==> flow/design.v <==
module sync_fifo (
    input  wire        clk,
    input  wire        reset,
    input  wire        FIFO_WR_EN,
    input  wire        FIFO_RD_EN,
    input  wire [31:0] write_data,
    output reg  [31:0] read_data,
    output wire        FIFO_FULL,
    output wire        FIFO_EMPTY
);
    localparam DEPTH      = 16;
    localparam ADDR_WIDTH = 4;            
    localparam PTR_WIDTH  = ADDR_WIDTH + 1;  
    reg [31:0] mem [0:DEPTH-1];
    reg [PTR_WIDTH-1:0] wr_ptr;    
    reg [PTR_WIDTH-1:0] rd_ptr;
    wire [ADDR_WIDTH-1:0] wr_addr = wr_ptr[ADDR_WIDTH-1:0];
    wire [ADDR_WIDTH-1:0] rd_addr = rd_ptr[ADDR_WIDTH-1:0];
    assign FIFO_EMPTY = (wr_ptr == rd_ptr);
    assign FIFO_FULL =
        (wr_addr == rd_addr) && (wr_ptr[PTR_WIDTH-1] != rd_ptr[PTR_WIDTH-1]);
    always @(posedge clk or posedge reset) begin
        if (reset) begin
            wr_ptr <= 0;
        end else begin
            if (FIFO_WR_EN && !FIFO_FULL) begin
                mem[wr_addr] <= write_data;
                wr_ptr <= wr_ptr + 1;        
            end
        end
    end
    always @(posedge clk or posedge reset) begin
        if (reset) begin
            rd_ptr <= 0;
            read_data <= 0;
        end else begin
            if (FIFO_RD_EN && !FIFO_EMPTY) begin
                read_data <= mem[rd_addr];
                rd_ptr <= rd_ptr + 1;        
            end
        end
    end
endmodule
`timescale 1ns / 1ps
module dma_controller(
    input wire clk,
    input wire reset,
    input wire trigger,
    input wire [4:0] length,
    input wire [31:0] source_address,
    input wire [31:0] destination_add,
    input wire ARREADY,
    input wire [31:0] RDATA,
    input wire RVALID,
    input wire AWREADY,
    input wire WREADY,
    input wire BVALID,
    output reg done,
    output reg [31:0] ARADDR,
    output reg ARVALID,
    output reg RREADY,
    output reg [31:0] AWADDR,
    output reg AWVALID,
    output reg [31:0] WDATA,
    output reg WVALID,
    output reg BREADY
);
    localparam READ_IDLE = 2'b00;
    localparam READ_INIT = 2'b01;
    localparam READ_WAIT = 2'b10;
    localparam READ_DATA = 2'b11;
    localparam WRITE_IDLE = 3'b000;
    localparam WRITE_WAIT = 3'b001;
    localparam WRITE_DATA = 3'b010;
    localparam WRITE_AW_HANDSHAKE = 3'b011;
    localparam WRITE_W_HANDSHAKE = 3'b100;
    localparam WRITE_RESP = 3'b101;
    localparam WRITE_STALL = 3'b110;
    reg [1:0] read_state;
    reg [2:0] write_state;
    reg [4:0] read_count, write_count;
    reg [31:0] current_read_addr, current_write_addr;
    reg [2:0] xfer_words;    
    reg fifo_write_en, fifo_read_en;
    wire fifo_full, fifo_empty;
    wire [31:0] fifo_read_data;
    reg [31:0] fifo_write_data;
    wire read_done, write_done;
    sync_fifo fifo (
        .clk(clk),
        .reset(reset),
        .FIFO_RD_EN(fifo_read_en),
        .FIFO_WR_EN(fifo_write_en),
        .write_data(fifo_write_data),
        .read_data(fifo_read_data),
        .FIFO_FULL(fifo_full),
        .FIFO_EMPTY(fifo_empty)
    );
    assign read_done = (read_count == xfer_words) && !(xfer_words == 0);
    assign write_done = (write_count == xfer_words) && !(xfer_words == 0);
    always @(posedge clk or posedge reset) begin
        if (reset) begin
            done <= 0;
        end
        else if (read_state == READ_IDLE && trigger) begin
            done <= 0;
        end
        else begin
            done <= read_done && write_done;
        end
    end    
    always @(posedge clk or posedge reset) begin
        if (reset) begin
            read_state <= READ_IDLE;
            read_count <= 0;
            xfer_words <= 0;
            ARADDR <= 0;
            ARVALID <= 0;
            RREADY <= 1;
            fifo_write_en <= 0;
        end else begin
            case (read_state)
                READ_IDLE: begin
                    ARADDR <= 0;
                    ARVALID <= 0;
                    if (trigger) begin
                        read_count <= 0;
                        xfer_words <= length[4:2];
                        current_read_addr <= source_address;
                        read_state <= READ_INIT;
                    end    
                end
                READ_INIT: begin
                    fifo_write_en <= 0;
                    if (read_count == xfer_words) begin    
                        read_state <= READ_IDLE;
                    end
                    else if (!fifo_full) begin
                        ARADDR <= current_read_addr;
                        ARVALID <= 1;
                        read_state <= READ_WAIT;
                    end
                end
                READ_WAIT: begin
                    if (ARREADY && ARVALID) begin
                        ARVALID <= 0;
                        read_state <= READ_DATA;
                    end
                end
                READ_DATA: begin
                    if (RVALID && RREADY) begin
                        fifo_write_en <= 1;
                        fifo_write_data <= RDATA;
                        read_count <= read_count + 1;
                        current_read_addr <= current_read_addr + 4;                 
                        read_state <= READ_INIT;
                    end    
                end                      
                default: read_state <= READ_IDLE;
            endcase
        end
    end
    always @(posedge clk or posedge reset) begin
        if (reset) begin
            write_state <= WRITE_IDLE;
            write_count <= 0;
            AWADDR <= 32'b0;            
            WDATA <= 32'b0;            
            AWVALID <= 0;
            WVALID <= 0;
            BREADY <= 1;
            fifo_read_en <= 0;
        end 
        else begin
            case (write_state)
                WRITE_IDLE: begin
                    AWADDR <= 32'b0;
                    WDATA <= 32'b0;
                    AWVALID <= 0;
                    WVALID <= 0;
                    if(!fifo_empty) begin
                        write_count <= 0;
                        current_write_addr <= destination_add;
                        fifo_read_en <= 1;
                        write_state <= WRITE_WAIT;
                    end
                    else if (trigger && read_state == READ_IDLE) begin
                        write_count <= 0;
                    end
                end
                WRITE_WAIT: begin
                    fifo_read_en <= 0;
                    if (write_count == xfer_words) begin   
                        write_state <= WRITE_IDLE;
                    end    
                    else begin
                        write_state <= WRITE_DATA;
                    end
                end
                WRITE_DATA: begin
                        AWADDR <= current_write_addr;
                        AWVALID <= 1;
                        WDATA <= fifo_read_data;
                        WVALID <= 1;
                        write_state <= WRITE_AW_HANDSHAKE;
                end
                WRITE_AW_HANDSHAKE: begin
                    if(AWVALID && AWREADY) begin
                        AWVALID <= 0;
                        write_state <= WRITE_W_HANDSHAKE;
                    end
                end
                WRITE_W_HANDSHAKE: begin
                    if(WVALID && WREADY) begin
                        WVALID <= 0;
                        write_state <= WRITE_RESP;
                    end
                end
                WRITE_RESP: begin
                    if(BVALID && BREADY) begin
                        write_count <= write_count + 1;
                        current_write_addr <= current_write_addr + 4;
                        if (!fifo_empty) begin
                            fifo_read_en <= 1;
                            write_state <= WRITE_WAIT;
                        end
                        else begin
                            write_state <= WRITE_STALL;
                        end
                    end
                end
                WRITE_STALL: begin
                    if (write_count == xfer_words) begin
                        write_state <= WRITE_IDLE;
                    end
                    else if (!fifo_empty) begin
                        fifo_read_en <= 1;
                        write_state <= WRITE_WAIT;
                    end
                end
                default: write_state <= WRITE_WAIT;
            endcase 
        end
    end
endmodule  
-- Tool chain data of dma_controller
The steps from the RTL of dma_controller to its reports follow in flow order.
Lines are those of the file above, counted from 1.
Cell names lack the library's common part.
A cell with -- has no value.
- design top: dma_controller
- clock port: clk
- library: sky130hd
- library corner: tt_025C_1v80

-- After elaboration
Yosys after proc, flatten, opt, wreduce and memory -nomap, before mapping. Print and check cells are not counted. Equal cells are merged and count once.
- flip-flop bits (word level): 770
- input bits: 109
- output and inout bits: 102
- bitwise operators: 1
- noted add/sub/neg operators: 6
- noted equal/unequal tests: 56
- reduce/logical cells at 58
- multiplexer cells at 48
- operator list (kind ; count):
    32-bit case mux with 16-bit select ; 1
    32-bit case mux with 2-bit select ; 5
    32-bit 2-to-1 mux ; 6
    3-bit AND reduction ; 22
    32-bit by 3-bit adder with 32-bit output (second input constant) ; 2
    4-bit equality test (second input constant) ; 16
    4-bit by 3-bit equality test with 1-bit output (second input constant) ; 8
    5-bit 2-to-1 mux ; 5
    3-bit case mux with 7-bit select ; 1
    2-bit != test (second input constant) ; 10
    5-bit by 1-bit adder with 5-bit output (second input constant) ; 4
    5-bit case mux with 2-bit select ; 2
    3-bit 2-to-1 mux ; 6
    4-bit by 2-bit equality test with 1-bit output (second input constant) ; 4
    4-bit AND reduction ; 3
    2-bit 2-to-1 mux ; 6
    1-bit logical AND ; 10
    2-bit nonzero test ; 5
    5-bit by 3-bit equality test with 1-bit output ; 2
    1-bit 2-to-1 mux ; 10
    3-bit equality test (second input constant) ; 3
    3-bit nonzero test ; 3
    1-bit case mux with 3-bit select ; 3
    2-bit AND reduction ; 4
    4-bit by 1-bit equality test with 1-bit output (second input constant) ; 2
    4-bit logical NOT ; 2
    4-bit nonzero test ; 2
    2-bit case mux with 4-bit select ; 1
Not listed: further kinds 15, cells in them 21.

-- Longest topological paths
Yosys ltp: most cells in a row. Word level: on the elaborated netlist, between registers, memories and ports. Mapped: between sequential cells and ports; inverters and the memories' decode and read muxes count.
- depth in word-level cells at 5
- ABC_AREA at 0
- mapped depth at 10
- depth with buffers taken out at 7

-- Mapped cells and area
Yosys stat after the flow's synthesis: flattened, memories mapped to cells. It holds for the ABC_AREA given above (unset counts as 0); a run with the other value may have another netlist.
The area totals of this step are shown rounded.
- cells by type (cell type ; count ; area in all (um^2)):
    edfxtp_1 ; 608 ; 1.83E+04
    dfrtp_1 ; 166 ; 4.15E+03
    nand2_1 ; 226 ; 848.314
    a21oi_1 ; 123 ; 615.59
    nor2_1 ; 133 ; 499.229
    mux2i_1 ; 47 ; 470.451
    a22oi_1 ; 62 ; 465.446
    o21ai_0 ; 86 ; 430.413
    xnor2_1 ; 43 ; 376.611
    a221oi_1 ; 42 ; 367.853
    a22o_1 ; 40 ; 350.336
    clkbuf_1 ; 91 ; 341.578
    xor2_1 ; 35 ; 306.544
    nand2b_1 ; 48 ; 300.288
    nand3_1 ; 59 ; 295.283
    o21ai_1 ; 45 ; 225.216
    nand4_1 ; 28 ; 175.168
    a222oi_1 ; 15 ; 150.144
Not listed: further types 55, cells in them 348.
- noted cell count: 2245
- mapped area at 0.0312 mm^2
- noted mapped flip-flops: 776
By module: a second synthesis without flattening, with its own total; a netlist apart from the flattened one above.
- cells (unflattened synthesis) at 2175
- area (unflattened synthesis) at 0.031 mm^2
Rows give one instance, submodules left out.
- by module (module ; cells ; area (mm^2) ; times used ; sequential area (mm^2)):
    sync_fifo ; 1316 ; 0.0211 ; 1 ; 0.0164
    dma_controller ; 859 ; 0.00981 ; 1 ; 0.00604

-- Timing after synthesis
Path of least setup slack by OpenSTA after synthesis, without wires, with an ideal clock, recovery checks aside; 20% of the period is set as input and as output delay. Where synthesis merged equal registers, the netlist keeps one of their names.
- kind: input port to flip-flop
- start: in reset
- end: reg fifo.mem[12][0]
- delay of the path: 6.048 ns
- setup slack at -2.849 ns
- setup time at 0.421 ns
- noted arrival: 6.427 ns
- launch time at the first pin at 0.800 ns
- clock period at 4.0 ns
- noted stages on the path: 3
- noted external input delay: 0.800 ns
- noted synthesis period reached: 6.849 ns
"delay of the path" is the arrival time less input delay plus setup time.
"stages on the path" counts driving pins, that of a launching flip-flop among them; a cell with two outputs on the path counts twice.
"synthesis period reached" is the clock period less the worst setup slack; recovery checks do not enter. This is arithmetic on one report: input and output delays are still those of the set period (20% each).
Between the ends stands the longest chain of elaborated cells between them, by number of cells; it is not shown to be the way that was timed. Of several equally long chains one is given.
A line is the first line of the expression or statement that the cell stems from. Yosys adds cells for indexed reads and writes and turns some case tables into memories.
- cells stage by stage: inv_1 > nand3_1 > nor2_1
- length of the longest elaborated chain at 2
- RTL lines, path post-synthesis (what ; RTL line ; RTL):
    start: declaration ; 47 ; input wire reset,
    1-bit inverter ; -- ;
    3-bit AND reduction ; -- ;
    end: assignment ; 27 ; mem[wr_addr] <= write_data;
    end: declaration ; 14 ; reg [31:0] mem [0:DEPTH-1];

-- Path in the finished layout
From the final timing report of flow run 1: the path of least setup slack in the routed layout; clock arrival at registers is part of the times.
- kind: flip-flop to flip-flop
- start: reg fifo.rd_ptr[1]
- end: reg fifo.read_data[18]
- clock period at 4.28 ns
- setup slack at 0.98 ns
- setup time at 0.16 ns
- noted stages on the path: 9
- noted arrival: 3.75 ns
- launch time at the first pin at 0.61 ns
Between the ends stands the longest chain of elaborated cells between them, by number of cells; it is not shown to be the way that was timed. Of several equally long chains one is given.
- cells stage by stage: dfrtp_1 > inv_1 > ha_1 > clkbuf_2 > nand2b_1 > o22ai_1 > a221o_1 > nor4_1 > o31ai_1
- length of the longest elaborated chain at 3
- RTL lines, path post-layout (what ; RTL line ; RTL):
    start: declaration ; 16 ; reg [PTR_WIDTH-1:0] rd_ptr;
    start: assignment ; 34 ; rd_ptr <= 0;
    start: assignment ; 39 ; rd_ptr <= rd_ptr + 1;
    5-bit equality test ; 19 ; assign FIFO_EMPTY = (wr_ptr == rd_ptr);
    1-bit logical NOT ; 37 ; if (FIFO_RD_EN && !FIFO_EMPTY) begin
    1-bit logical AND ; 37 ;
    end: assignment ; 35 ; read_data <= 0;
    end: assignment ; 38 ; read_data <= mem[rd_addr];
    end: declaration ; 7 ; output reg  [31:0] read_data,

Subject: dma_controller on sky130hd, stored results

Hello all,

Design dma_controller on sky130hd. What follows are 3 stored runs of the flow, each under its own settings; their order means nothing. The constraints put input and output delay at 20% of the set period each and load the outputs with 0.01 pF.
The results are shown rounded.

Flow run 1
Settings were CAP_MARGIN = 15; CORE_MARGIN = 4; CORE_UTILIZATION = 65; GPL_ROUTABILITY_DRIVEN = 0; GPL_TIMING_DRIVEN = 0; HOLD_SLACK_MARGIN = -0.09; MAX_ROUTING_LAYER = met5; SETUP_SLACK_MARGIN = 1.21; period_ns = 4.28; SLEW_MARGIN = 20
- noted the final worst hold slack: 0.472 ns
- synthesis area: 0.0312 mm^2
- area inside the die boundary: 0.0515 mm^2
- worst setup slack after layout at 0.984 ns
- noted the post-layout utilization: 80.3 %

Flow run 2
Settings were CELL_PAD_IN_SITES_GLOBAL_PLACEMENT = 3; CORE_MARGIN = 8; CORE_UTILIZATION = 24; GPL_ROUTABILITY_DRIVEN = 1; PLACE_DENSITY_LB_ADDON = 0.25; SLEW_MARGIN = 25; TNS_END_PERCENT = 100; period_ns = 1.69; CAP_MARGIN = 20
- noted the final worst hold slack: 0.200 ns
- synthesis area: 0.0312 mm^2
- area inside the die boundary: 0.142 mm^2
- worst setup slack after layout at -0.541 ns
- noted the post-layout utilization: 33.9 %

Flow run 3
Settings were CORE_MARGIN = 10; CORE_UTILIZATION = 15; HOLD_SLACK_MARGIN = -0.01; MAX_ROUTING_LAYER = met4; PLACE_DENSITY_LB_ADDON = 0.12; TNS_END_PERCENT = 70; period_ns = 4.0; CAP_MARGIN = 20; SLEW_MARGIN = 20
- noted the final worst hold slack: 0.457 ns
- synthesis area: 0.0312 mm^2
- area inside the die boundary: 0.226 mm^2
- worst setup slack after layout at 0.871 ns
- noted the post-layout utilization: 19.4 %

Thanks
